==> flow/design.v <==
module spi_slave_interface #(
    parameter integer WIDTH = 16
)(
    input  logic clk,                
    input  logic rst,                
    input  logic sclk,              
    input  logic cs_n,              
    input  logic mosi,              
    output logic miso,              
    output logic wr_en,                             
    output logic [15:0] addr,                       
    output logic signed [WIDTH-1:0] wr_data,        
    input  logic signed [WIDTH-1:0] rd_data         
);
    typedef enum logic [1:0] {
        IDLE,
        SHIFT_IN,
        SHIFT_OUT
    } spi_state_t;
    spi_state_t state, next_state;
    logic [5:0] bit_count;
    logic [31:0] shift_reg;          
    logic [WIDTH-1:0] read_buffer;   
    logic [1:0] sclk_sync;
    logic sclk_rising, sclk_falling;
    always_ff @(posedge clk or posedge rst) begin
        if (rst) begin
            sclk_sync <= 2'b00;
        end else begin
            sclk_sync <= {sclk_sync[0], sclk};
        end
    end
    assign sclk_rising  = (sclk_sync == 2'b01);
    assign sclk_falling = (sclk_sync == 2'b10);
    always_ff @(posedge clk or posedge rst) begin
        if (rst) begin
            state <= IDLE;
        end else begin
            state <= next_state;
        end
    end
    always_comb begin
        next_state = state;
        case (state)
            IDLE: begin
                if (!cs_n) begin
                    next_state = SHIFT_IN;
                end
            end
            SHIFT_IN: begin
                if (bit_count == 6'd32) begin
                    next_state = SHIFT_OUT;
                end
            end
            SHIFT_OUT: begin
                if (cs_n) begin
                    next_state = IDLE;
                end
            end
            default: begin
                next_state = IDLE;
            end
        endcase
    end
    always_ff @(posedge clk or posedge rst) begin
        if (rst) begin
            shift_reg <= 32'd0;
            bit_count <= 6'd0;
        end else if (cs_n) begin
            shift_reg <= 32'd0;
            bit_count <= 6'd0;
        end else if (state == SHIFT_IN) begin
            if (sclk_rising) begin
                shift_reg <= {shift_reg[30:0], mosi};
                bit_count <= bit_count + 1;
            end
        end else if (state != SHIFT_IN) begin
            bit_count <= 6'd0;
        end
    end
    always_ff @(posedge clk or posedge rst) begin
        if (rst) begin
            wr_en   <= 1'b0;
            addr    <= 16'd0;
            wr_data <= '0;
        end else begin
            wr_en <= 1'b0;  
            if (state == SHIFT_IN && bit_count == 6'd32) begin
                addr    <= shift_reg[30:16];
                wr_data <= shift_reg[15:0];
                if (!shift_reg[31]) begin  
                    wr_en <= 1'b1;
                end
            end
        end
    end
    logic rd_pending;
    always_ff @(posedge clk or posedge rst) begin
        if (rst) begin
            rd_pending <= 1'b0;
        end else begin
            rd_pending <= (state == SHIFT_IN && bit_count == 6'd32 && shift_reg[31]);
        end
    end
    always_ff @(posedge clk or posedge rst) begin
        if (rst) begin
            read_buffer <= '0;
        end else begin
            if (rd_pending) begin
                read_buffer <= rd_data;
            end else if (state == SHIFT_OUT && sclk_falling) begin
                read_buffer <= {read_buffer[WIDTH-2:0], 1'b0};
            end
        end
    end
    always_ff @(posedge clk or posedge rst) begin
        if (rst) begin
            miso <= 1'b0;
        end else begin
            if (state == SHIFT_OUT && shift_reg[31]) begin
                miso <= read_buffer[WIDTH-1];
            end else begin
                miso <= 1'b0;
            end
        end
    end
endmodule
module parameter_register_file #(
    parameter integer WIDTH = 16,
    parameter integer NUM_NEURONS_LAYER_1 = 4,
    parameter integer NUM_NEURONS_LAYER_2 = 3
)(
    input  logic clk,
    input  logic rst,
    input  logic wr_en,
    input  logic [15:0] addr,
    input  logic signed [WIDTH-1:0] wr_data,
    output logic signed [WIDTH-1:0] rd_data,
    output logic signed [WIDTH-1:0] threshold,
    output logic signed [WIDTH-1:0] leak,
    output logic signed [WIDTH-1:0] reset_potential,
    output logic signed [WIDTH-1:0] refractory_cycles,
    output logic [NUM_NEURONS_LAYER_1-1:0][NUM_NEURONS_LAYER_2-1:0][WIDTH-1:0] synaptic_weights
);
    logic signed [WIDTH-1:0] threshold_reg, leak_reg, reset_reg, refractory_reg;
    logic [NUM_NEURONS_LAYER_1-1:0][NUM_NEURONS_LAYER_2-1:0][WIDTH-1:0] weight_mem;
    int w_idx, w_i, w_j;
    assign w_idx = addr - 16'h1000;
    assign w_i   = w_idx / NUM_NEURONS_LAYER_2;
    assign w_j   = w_idx % NUM_NEURONS_LAYER_2;
    always_ff @(posedge clk or posedge rst) begin
        if (rst) begin
            threshold_reg   <= 16'd1000;
            leak_reg        <= 16'd10;
            reset_reg       <= 16'd0;
            refractory_reg  <= 16'd10;
            for (int m = 0; m < NUM_NEURONS_LAYER_1; m++) begin
                for (int n = 0; n < NUM_NEURONS_LAYER_2; n++) begin
                    weight_mem[m][n] <= '0;
                end
            end
        end else if (wr_en) begin
            case (addr)
                16'h0000: threshold_reg  <= wr_data;
                16'h0001: leak_reg       <= wr_data;
                16'h0002: reset_reg      <= wr_data;
                16'h0003: refractory_reg <= wr_data;
                default: begin
                    if (addr >= 16'h1000 && addr < 16'h1000 + NUM_NEURONS_LAYER_1 * NUM_NEURONS_LAYER_2) begin
                        weight_mem[w_i][w_j] <= wr_data;
                    end
                end
            endcase
        end
    end
    always_comb begin
        case (addr)
            16'h0000: rd_data = threshold_reg;
            16'h0001: rd_data = leak_reg;
            16'h0002: rd_data = reset_reg;
            16'h0003: rd_data = refractory_reg;
            default: begin
                if (addr >= 16'h1000 && addr < 16'h1000 + NUM_NEURONS_LAYER_1 * NUM_NEURONS_LAYER_2) begin
                    rd_data = weight_mem[w_i][w_j];
                end else begin
                    rd_data = '0;
                end
            end
        endcase
    end
    assign threshold          = threshold_reg;
    assign leak               = leak_reg;
    assign reset_potential    = reset_reg;
    assign refractory_cycles  = refractory_reg;
    assign synaptic_weights   = weight_mem;
endmodule
module lif_neuron #(
    parameter integer WIDTH = 16
)(
    input  logic                      clk,
    input  logic                      rst,
    input  logic signed [WIDTH-1:0]   input_current,
    input  logic signed [WIDTH-1:0]   threshold,
    input  logic signed [WIDTH-1:0]   leak,
    input  logic signed [WIDTH-1:0]   reset_potential,
    input  logic signed [WIDTH-1:0]   refractory_cycles,
    output reg                        spike
);
    localparam signed [WIDTH-1:0] MAX_POTENTIAL = 2**(WIDTH-1) - 1;
    localparam signed [WIDTH-1:0] MIN_POTENTIAL = -(2**(WIDTH-1));
    logic signed [WIDTH-1:0] membrane_potential;
    logic [WIDTH-1:0] refractory_counter;
    logic in_refractory;
    logic signed [WIDTH:0] extended_sum;   
    logic signed [WIDTH-1:0] next_potential;
    logic spike_next;
    always_comb begin
        extended_sum = $signed(membrane_potential) + $signed(input_current) - $signed(leak);
        if (extended_sum > MAX_POTENTIAL)
            next_potential = MAX_POTENTIAL;
        else if (extended_sum < MIN_POTENTIAL)
            next_potential = MIN_POTENTIAL;
        else
            next_potential = extended_sum[WIDTH-1:0];
        spike_next = (!in_refractory && next_potential >= threshold);
    end
    always_ff @(posedge clk or posedge rst) begin
        if (rst) begin
            membrane_potential <= 0;
            spike <= 0;
            refractory_counter <= 0;
            in_refractory <= 0;
        end else begin
            spike <= 0;
            if (in_refractory) begin
                if (refractory_counter == 0)
                    in_refractory <= 0;
                else
                    refractory_counter <= refractory_counter - 1;
            end else begin
                if (spike_next) begin
                    spike <= 1;
                    membrane_potential <= reset_potential;
                    in_refractory <= 1;
                    refractory_counter <= refractory_cycles - 1;
                end else begin
                    membrane_potential <= next_potential;
                end
            end
        end
    end
endmodule
module fully_connected_neural_network #(
    parameter integer WIDTH = 16,
    parameter integer NUM_NEURONS_LAYER_1 = 4,
    parameter integer NUM_NEURONS_LAYER_2 = 3
)(
    input  logic clk,
    input  logic rst,
    input  logic signed [WIDTH-1:0] input_current,
    input  logic signed [WIDTH-1:0] threshold,
    input  logic signed [WIDTH-1:0] leak,
    input  logic signed [WIDTH-1:0] reset_potential,
    input  logic signed [WIDTH-1:0] refractory_cycles,
    input  logic [NUM_NEURONS_LAYER_1-1:0][NUM_NEURONS_LAYER_2-1:0][WIDTH-1:0] synaptic_weights,
    output logic [NUM_NEURONS_LAYER_2-1:0] spikes_layer_2
);
    logic spike_layer_1 [NUM_NEURONS_LAYER_1-1:0];
    logic signed [WIDTH-1:0] input_current_layer_2 [NUM_NEURONS_LAYER_2-1:0];
    logic spike_layer_2_int [NUM_NEURONS_LAYER_2-1:0];
    genvar i;
    generate
        for (i = 0; i < NUM_NEURONS_LAYER_1; i++) begin : layer_1_neurons
            lif_neuron #(
                .WIDTH(WIDTH)
            ) neuron_layer_1 (
                .clk(clk),
                .rst(rst),
                .input_current(input_current),
                .threshold(threshold),
                .leak(leak),
                .reset_potential(reset_potential),
                .refractory_cycles(refractory_cycles),
                .spike(spike_layer_1[i])
            );
        end
    endgenerate
    always_comb begin
        integer j, k;
        for (j = 0; j < NUM_NEURONS_LAYER_2; j++) begin
            input_current_layer_2[j] = 0;
            for (k = 0; k < NUM_NEURONS_LAYER_1; k++) begin
                if (spike_layer_1[k]) begin
                    input_current_layer_2[j] += synaptic_weights[k][j];
                end
            end
        end
    end
    generate
        for (i = 0; i < NUM_NEURONS_LAYER_2; i++) begin : layer_2_neurons
            lif_neuron #(
                .WIDTH(WIDTH)
            ) neuron_layer_2 (
                .clk(clk),
                .rst(rst),
                .input_current(input_current_layer_2[i]),
                .threshold(threshold),
                .leak(leak),
                .reset_potential(reset_potential),
                .refractory_cycles(refractory_cycles),
                .spike(spike_layer_2_int[i])
            );
        end
    endgenerate
    always_ff @(posedge clk or posedge rst) begin
        if (rst) begin
            spikes_layer_2 <= '0;
        end else begin
            for (int s = 0; s < NUM_NEURONS_LAYER_2; s++) begin
                spikes_layer_2[s] <= spike_layer_2_int[s];
            end
        end
    end
endmodule
module top #(
    parameter integer WIDTH = 16,
    parameter integer NUM_NEURONS_LAYER_1 = 4,
    parameter integer NUM_NEURONS_LAYER_2 = 3
)(
    input  logic clk,
    input  logic rst,
    input  logic sclk,
    input  logic cs_n,
    input  logic mosi,
    output logic miso,
    input  logic signed [WIDTH-1:0] input_current,
    output logic [NUM_NEURONS_LAYER_2-1:0] spikes
);
    logic wr_en;
    logic [15:0] addr;
    logic signed [WIDTH-1:0] wr_data;
    logic signed [WIDTH-1:0] rd_data;
    logic signed [WIDTH-1:0] threshold;
    logic signed [WIDTH-1:0] leak;
    logic signed [WIDTH-1:0] reset_potential;
    logic signed [WIDTH-1:0] refractory_cycles;
    logic [NUM_NEURONS_LAYER_1-1:0][NUM_NEURONS_LAYER_2-1:0][WIDTH-1:0] synaptic_weights;
    spi_slave_interface #(
        .WIDTH(WIDTH)
    ) spi_inst (
        .clk(clk),
        .rst(rst),
        .sclk(sclk),
        .cs_n(cs_n),
        .mosi(mosi),
        .miso(miso),
        .wr_en(wr_en),
        .addr(addr),
        .wr_data(wr_data),
        .rd_data(rd_data)
    );
    parameter_register_file #(
        .WIDTH(WIDTH),
        .NUM_NEURONS_LAYER_1(NUM_NEURONS_LAYER_1),
        .NUM_NEURONS_LAYER_2(NUM_NEURONS_LAYER_2)
    ) reg_file (
        .clk(clk),
        .rst(rst),
        .wr_en(wr_en),
        .addr(addr),
        .wr_data(wr_data),
        .rd_data(rd_data),
        .threshold(threshold),
        .leak(leak),
        .reset_potential(reset_potential),
        .refractory_cycles(refractory_cycles),
        .synaptic_weights(synaptic_weights)
    );
    fully_connected_neural_network #(
        .WIDTH(WIDTH),
        .NUM_NEURONS_LAYER_1(NUM_NEURONS_LAYER_1),
        .NUM_NEURONS_LAYER_2(NUM_NEURONS_LAYER_2)
    ) nn_inst (
        .clk(clk),
        .rst(rst),
        .input_current(input_current),
        .threshold(threshold),
        .leak(leak),
        .reset_potential(reset_potential),
        .refractory_cycles(refractory_cycles),
        .synaptic_weights(synaptic_weights),
        .spikes_layer_2(spikes)
    );
endmodule
Hand-over note for top

From RTL to reports: top

Module top before and after one edit of its RTL, step after step.
Lines under "before" count in the file above, lines under "after" in the edited file.
"difference" is "after" less "before", of the values as shown; "relative change" is that difference over "before", in percent.
Library cell names are shortened.
The mark -- stands for no value.

Design top: top
Clock port: clk
Cell library: sky130hd
Library corner: tt_025C_1v80

The edit

Unified diff, file above to edited file.
This change comes from a script, not from a designer. The edited design behaves differently; no optimisation was intended.

```diff
@@ -24,8 +24,6 @@
     logic [1:0] sclk_sync;
     logic sclk_rising, sclk_falling;
-    always_ff @(posedge clk or posedge rst) begin
-        if (rst) begin
-            sclk_sync <= 2'b00;
-        end else begin
+    always_ff @(posedge clk) begin
+        begin
             sclk_sync <= {sclk_sync[0], sclk};
         end
```

After elaboration

Counts by Yosys on the flattened word-level netlist (proc, flatten, opt, wreduce). Print and check cells are left out. Cells with the same type and inputs are merged into one.

Storage and ports:

| item                            | before | after | difference | relative change (%) |
| latch bits                      | 0      | 0     | 0          | -- |
| output and inout bits           | 4      | 4     | 0          | 0.00 |
| ROM bits                        | 0      | 0     | 0          | -- |
| memory cells                    | 0      | 0     | 0          | -- |
| bits of input ports             | 21     | 21    | 0          | 0.00 |
| elaborated cells                | 287    | 287   | 0          | 0.00 |
| memory bits (writable)          | 0      | 0     | 0          | -- |
| register bits after elaboration | 589    | 589   | 0          | 0.00 |
| word width x clocked read ports | 0      | 0     | 0          | -- |

Cells by class:

| item                             | before | after | difference | relative change (%) |
| bitwise operators                | 4      | 4     | 0          | 0.00 |
| add/subtract/negate cells        | 35     | 35    | 0          | 0.00 |
| shift operators                  | 3      | 3     | 0          | 0.00 |
| mux-type cells                   | 100    | 100   | 0          | 0.00 |
| $mul                             | 1      | 1     | 0          | 0.00 |
| eq/ne operators                  | 20     | 20    | 0          | 0.00 |
| divide/modulo/power cells        | 2      | 2     | 0          | 0.00 |
| reductions and logical operators | 55     | 55    | 0          | 0.00 |
| magnitude comparators            | 23     | 23    | 0          | 0.00 |

Unchanged operator kinds not shown: 48.

Depth

Yosys ltp: most cells in a row. Word level: on the elaborated netlist, between registers, memories and ports. Mapped: between sequential cells and ports; inverters and the memories' decode and read muxes count.

Depth:

| item                         | before | after | difference | relative change (%) |
| depth after elaboration      | 16     | 16    | 0          | 0.00 |
| ABC_AREA                     | 0      | 0     | --         | -- |
| depth in mapped cells        | 75     | 75    | 0          | 0.00 |
| mapped depth without buffers | 66     | 66    | 0          | 0.00 |

Synthesis result

Source: synth_stat.txt of the flow (Yosys; design flattened, memories mapped). It holds for the ABC_AREA given above (unset counts as 0); a run with the other value may have another netlist.

Cell types:

| type    | before | after | difference | relative change (%) |
| dfrtp_1 | 579    | 577   | -2         | -0.35 |
| dfxtp_1 | 0      | 2     | +2         | -- |

Unchanged cell types not shown: 100.

Synthesis totals:

| item                 | before  | after   | difference | relative change (%) |
| flip-flop cells      | 590     | 590     | 0          | 0.00 |
| synthesis area (um2) | 51580.7 | 51570.7 | -10.0      | -0.02 |
| cell count           | 5650    | 5650    | 0          | 0.00 |
| buffers              | 261     | 261     | 0          | 0.00 |

By module: a second synthesis without flattening, with its own total; a netlist apart from the flattened one above.

Unflattened totals:

| item                               | before  | after   | difference | relative change (%) |
| cells (unflattened synthesis)      | 6888    | 6636    | -252       | -3.66 |
| area (unflattened synthesis) (um2) | 59040.4 | 58855.2 | -185.2     | -0.31 |

Rows give one instance, submodules left out.

By module, before:

| module                          | cells | area (um2) | instances |
| lif_neuron #(WIDTH=16)          | 505   | 4070.2     | 7 |
| parameter_register_file         | 1927  | 18858.1    | 1 |
| fully_connected_neural_network  | 1088  | 7822.5     | 1 |
| spi_slave_interface #(WIDTH=16) | 338   | 3868.7     | 1 |
| top                             | 0     | 0.0        | 1 |

By module, after:

| module                          | cells | area (um2) | instances |
| lif_neuron #(WIDTH=16)          | 469   | 4045.1     | 7 |
| parameter_register_file         | 1927  | 18858.1    | 1 |
| fully_connected_neural_network  | 1088  | 7822.5     | 1 |
| spi_slave_interface #(WIDTH=16) | 338   | 3858.7     | 1 |
| top                             | 0     | 0.0        | 1 |

Path before layout

Path of least setup slack by OpenSTA after synthesis, without wires, with an ideal clock, recovery checks aside; 20% of the period is set as input and as output delay. Where synthesis merged equal registers, the netlist keeps one of their names.

Timing post-synthesis:

| item                              | before                       | after                        | difference | relative change (%) |
| path kind                         | reg2reg                      | reg2reg                      | --         | -- |
| from                              | register spi_inst.addr[0]    | register spi_inst.addr[0]    | --         | -- |
| to                                | register reg_file.weight_mem | register reg_file.weight_mem | --         | -- |
| stages                            | 70                           | 70                           | 0          | 0.00 |
| slack (ns)                        | 0.665                        | 0.665                        | 0.000      | -- |
| data required time (ns)           | 13.872                       | 13.872                       | 0.000      | 0.00 |
| period (ns)                       | 14.0                         | 14.0                         | 0.0        | 0.00 |
| path delay (ns)                   | 13.335                       | 13.335                       | 0.000      | 0.00 |
| launch time at the first pin (ns) | 0.000                        | 0.000                        | 0.000      | -- |
| arrival (ns)                      | 13.207                       | 13.207                       | 0.000      | 0.00 |
| synthesis period reached (ns)     | 13.335                       | 13.335                       | 0.000      | 0.00 |

"path delay" = arrival - input delay + setup time.
"stages": output pins that drive a net of the path, with the launching flip-flop's if there is one; two outputs of one cell count as two.
"synthesis period reached" = period - worst setup slack (recovery checks aside). The figure is calculated, with input and output delays left at 20% of the set period.
Where an end lacks its bit number, it is one bit of the signal, or one of the new flip-flops if synthesis recoded a state register.
Between the ends stands the longest chain of elaborated cells between them, by number of cells; it is not shown to be the way that was timed. Of several equally long chains one is given.
A line is the first line of the expression or statement that the cell stems from. Yosys adds cells for indexed reads and writes and turns some case tables into memories.

On the way, post-synthesis, before:
Cell sequence: dfrtp_1 inv_1 ha_1 or3b_2 o31ai_1 a221oi_1 a221o_1 a221oi_2 buf_4 nand3_1 o311a_1 and2_4 o21ai_2 o21ai_2 a21oi_4 inv_2 ha_1 inv_1 [34 not listed] nor2b_1 xnor2_1 ha_1 o211ai_1 o21ai_0 a21o_1 a21oi_1 xnor2_1 o41ai_1 nor4_1 o211ai_1 a311o_1 nor4_2 buf_6 and4_1 buf_4 buf_8 mux2_1
Cells in the longest elaborated chain: 9

RTL lines, path post-synthesis, before:

| item                                                | line | source |
| start: declaration                                  | 11   | `output logic [15:0] addr,` |
| start: assignment                                   | 84   | `addr    <= 16'd0;` |
| start: assignment                                   | 89   | `addr    <= shift_reg[30:16];` |
| 15-bit by 13-bit subtractor with 16-bit output      | 148  | `assign w_idx = addr - 16'h1000;` |
| 32-bit by 3-bit divider with 32-bit output          | 149  | `assign w_i   = w_idx / NUM_NEURONS_LAYER_2;` |
| 32-bit by 3-bit multiplier with 28-bit output       | 170  | `weight_mem[w_i][w_j] <= wr_data;` |
| 32-bit adder                                        | 170  |  |
| 32-bit negation with 33-bit output                  | 170  |  |
| 16-bit by 33-bit variable shift with 192-bit output | 170  |  |
| 192-bit NOT                                         | 170  |  |
| 192-bit bitwise AND                                 | 170  |  |
| 192-bit bitwise OR                                  | 170  |  |
| end: assignment                                     | 159  | `weight_mem[m][n] <= '0;` |
| end: assignment                                     | 170  |  |
| end: declaration                                    | 146  | `logic [NUM_NEURONS_LAYER_1-1:0][NUM_NEURONS_LAYER_2-1:0][WIDTH-1:0] weight_mem;` |

On the way, post-synthesis, after:
Cell sequence: dfrtp_1 inv_1 ha_1 or3b_2 o31ai_1 a221oi_1 a221o_1 a221oi_2 buf_4 nand3_1 o311a_1 and2_4 o21ai_2 o21ai_2 a21oi_4 inv_2 ha_1 inv_1 [34 not listed] nor2b_1 xnor2_1 ha_1 o211ai_1 o21ai_0 a21o_1 a21oi_1 xnor2_1 o41ai_1 nor4_1 o211ai_1 a311o_1 nor4_2 buf_6 and4_1 buf_4 buf_8 mux2_1
Cells in the longest elaborated chain: 9

RTL lines, path post-synthesis, after:

| item                                                | line | source |
| start: declaration                                  | 11   | `output logic [15:0] addr,` |
| start: assignment                                   | 82   | `addr    <= 16'd0;` |
| start: assignment                                   | 87   | `addr    <= shift_reg[30:16];` |
| 15-bit by 13-bit subtractor with 16-bit output      | 146  | `assign w_idx = addr - 16'h1000;` |
| 32-bit by 3-bit divider with 32-bit output          | 147  | `assign w_i   = w_idx / NUM_NEURONS_LAYER_2;` |
| 32-bit by 3-bit multiplier with 28-bit output       | 168  | `weight_mem[w_i][w_j] <= wr_data;` |
| 32-bit adder                                        | 168  |  |
| 32-bit negation with 33-bit output                  | 168  |  |
| 16-bit by 33-bit variable shift with 192-bit output | 168  |  |
| 192-bit NOT                                         | 168  |  |
| 192-bit bitwise AND                                 | 168  |  |
| 192-bit bitwise OR                                  | 168  |  |
| end: assignment                                     | 157  | `weight_mem[m][n] <= '0;` |
| end: assignment                                     | 168  |  |
| end: declaration                                    | 144  | `logic [NUM_NEURONS_LAYER_1-1:0][NUM_NEURONS_LAYER_2-1:0][WIDTH-1:0] weight_mem;` |

Worst path after layout

From the final timing report of the runs of pair 1: the path of least setup slack in the routed layout; clock arrival at registers is part of the times.

Timing after layout:

| item                              | before                       | after                        | difference | relative change (%) |
| path kind                         | reg2reg                      | reg2reg                      | --         | -- |
| from                              | register spi_inst.addr[0]    | register spi_inst.addr[12]   | --         | -- |
| to                                | register reg_file.weight_mem | register reg_file.weight_mem | --         | -- |
| slack (ns)                        | 0.88                         | 0.80                         | -0.08      | -- |
| stages                            | 63                           | 62                           | -1         | -1.59 |
| data required time (ns)           | 13.93                        | 13.93                        | 0.00       | 0.00 |
| arrival (ns)                      | 13.05                        | 13.12                        | +0.07      | +0.54 |
| launch time at the first pin (ns) | 0.64                         | 0.63                         | -0.01      | -1.56 |
| period (ns)                       | 13.4                         | 13.4                         | 0.0        | 0.00 |

Where an end lacks its bit number, it is one bit of the signal, or one of the new flip-flops if synthesis recoded a state register.
Between the ends stands the longest chain of elaborated cells between them, by number of cells; it is not shown to be the way that was timed. Of several equally long chains one is given.

On the way, after layout, before:
Cell sequence: dfrtp_1 inv_1 ha_2 or3b_2 o31ai_2 buf_4 a221oi_1 a221o_1 buf_4 a221o_2 buf_4 o21a_2 nor2_2 o21ai_1 a21oi_4 inv_2 ha_1 inv_1 [27 not listed] xnor2_1 ha_1 o21ai_0 a31oi_1 nor4_1 o21ai_1 a21o_1 a21oi_1 xnor2_1 o41ai_2 nor4_1 o211ai_1 a311o_1 nor4_4 buf_12 and4_1 buf_12 mux2_2
Cells in the longest elaborated chain: 9

RTL lines, path after layout, before:

| item                                                | line | source |
| start: declaration                                  | 11   | `output logic [15:0] addr,` |
| start: assignment                                   | 84   | `addr    <= 16'd0;` |
| start: assignment                                   | 89   | `addr    <= shift_reg[30:16];` |
| 15-bit by 13-bit subtractor with 16-bit output      | 148  | `assign w_idx = addr - 16'h1000;` |
| 32-bit by 3-bit divider with 32-bit output          | 149  | `assign w_i   = w_idx / NUM_NEURONS_LAYER_2;` |
| 32-bit by 3-bit multiplier with 28-bit output       | 170  | `weight_mem[w_i][w_j] <= wr_data;` |
| 32-bit adder                                        | 170  |  |
| 32-bit negation with 33-bit output                  | 170  |  |
| 16-bit by 33-bit variable shift with 192-bit output | 170  |  |
| 192-bit NOT                                         | 170  |  |
| 192-bit bitwise AND                                 | 170  |  |
| 192-bit bitwise OR                                  | 170  |  |
| end: assignment                                     | 159  | `weight_mem[m][n] <= '0;` |
| end: assignment                                     | 170  |  |
| end: declaration                                    | 146  | `logic [NUM_NEURONS_LAYER_1-1:0][NUM_NEURONS_LAYER_2-1:0][WIDTH-1:0] weight_mem;` |

On the way, after layout, after:
Cell sequence: dfrtp_1 or3_2 buf_4 a31oi_1 xnor2_1 nand3_1 o22a_1 a311oi_1 a21oi_1 o22a_1 o21a_1 nor2_2 o21ai_1 a21oi_4 inv_2 ha_1 inv_1 o2111ai_1 [26 not listed] xnor2_1 ha_1 o21a_1 nor2_1 nor3b_2 nor2_2 o21bai_1 a21o_1 xor2_1 o41ai_1 nor4_1 o211ai_1 a311o_1 nor4_4 buf_12 and4_1 buf_12 mux2_2
Cells in the longest elaborated chain: 9

RTL lines, path after layout, after:

| item                                                | line | source |
| start: declaration                                  | 11   | `output logic [15:0] addr,` |
| start: assignment                                   | 82   | `addr    <= 16'd0;` |
| start: assignment                                   | 87   | `addr    <= shift_reg[30:16];` |
| 15-bit by 13-bit subtractor with 16-bit output      | 146  | `assign w_idx = addr - 16'h1000;` |
| 32-bit by 3-bit divider with 32-bit output          | 147  | `assign w_i   = w_idx / NUM_NEURONS_LAYER_2;` |
| 32-bit by 3-bit multiplier with 28-bit output       | 168  | `weight_mem[w_i][w_j] <= wr_data;` |
| 32-bit adder                                        | 168  |  |
| 32-bit negation with 33-bit output                  | 168  |  |
| 16-bit by 33-bit variable shift with 192-bit output | 168  |  |
| 192-bit NOT                                         | 168  |  |
| 192-bit bitwise AND                                 | 168  |  |
| 192-bit bitwise OR                                  | 168  |  |
| end: assignment                                     | 157  | `weight_mem[m][n] <= '0;` |
| end: assignment                                     | 168  |  |
| end: declaration                                    | 144  | `logic [NUM_NEURONS_LAYER_1-1:0][NUM_NEURONS_LAYER_2-1:0][WIDTH-1:0] weight_mem;` |

Layout results

Runs of the flow (Yosys, OpenROAD) on both versions; the two runs of a pair have the same settings. The constraints put input and output delay at 20% of the set period each and load the outputs with 0.01 pF.

Flow settings, pair 1:
CORE_UTILIZATION: 40
period_ns: 13.4
CAP_MARGIN: 20
CORE_MARGIN: 2
SLEW_MARGIN: 20

Results, pair 1:

| item                                      | before   | after    | difference | relative change (%) |
| period achieved (ns)                      | 12.518   | 12.598   | +0.080     | +0.64 |
| final worst hold slack (ns)               | 0.348    | 0.350    | +0.002     | -- |
| die footprint (um2)                       | 131842.0 | 131816.0 | -26.0      | -0.02 |
| standard-cell area after routing (um2)    | 57104.8  | 57023.4  | -81.4      | -0.14 |
| post-route utilization (%)                | 44.7     | 44.7     | 0.0        | -- |
| total negative slack on setup checks (ns) | 0.000    | 0.000    | 0.000      | -- |
| synthesis area (um2)                      | 51580.7  | 51570.7  | -10.0      | -0.02 |
| setup slack of the worst path (ns)        | 0.882    | 0.802    | -0.080     | -- |

Flow settings, pair 2:
CAP_MARGIN: 10
CELL_PAD_IN_SITES_GLOBAL_PLACEMENT: 3
CORE_ASPECT_RATIO: 1.74
CORE_MARGIN: 8
CORE_UTILIZATION: 29
CTS_CLUSTER_DIAMETER: 207
MAX_ROUTING_LAYER: met4
PLACE_DENSITY_LB_ADDON: 0.03
SETUP_SLACK_MARGIN: 1.71
SLEW_MARGIN: 10
period_ns: 15.3

Results, pair 2:

| item                                      | before   | after    | difference | relative change (%) |
| period achieved (ns)                      | 12.907   | 12.837   | -0.070     | -0.54 |
| final worst hold slack (ns)               | 0.376    | 0.353    | -0.023     | -- |
| die footprint (um2)                       | 192138.0 | 192102.0 | -36.0      | -0.02 |
| standard-cell area after routing (um2)    | 58561.2  | 58454.8  | -106.4     | -0.18 |
| post-route utilization (%)                | 33.1     | 33.0     | -0.1       | -- |
| total negative slack on setup checks (ns) | 0.000    | 0.000    | 0.000      | -- |
| synthesis area (um2)                      | 51580.7  | 51570.7  | -10.0      | -0.02 |
| setup slack of the worst path (ns)        | 2.393    | 2.463    | +0.070     | -- |

"period achieved" = clock period - worst setup slack. The figure is calculated, with input and output delays left at 20% of the set period.

End of note.
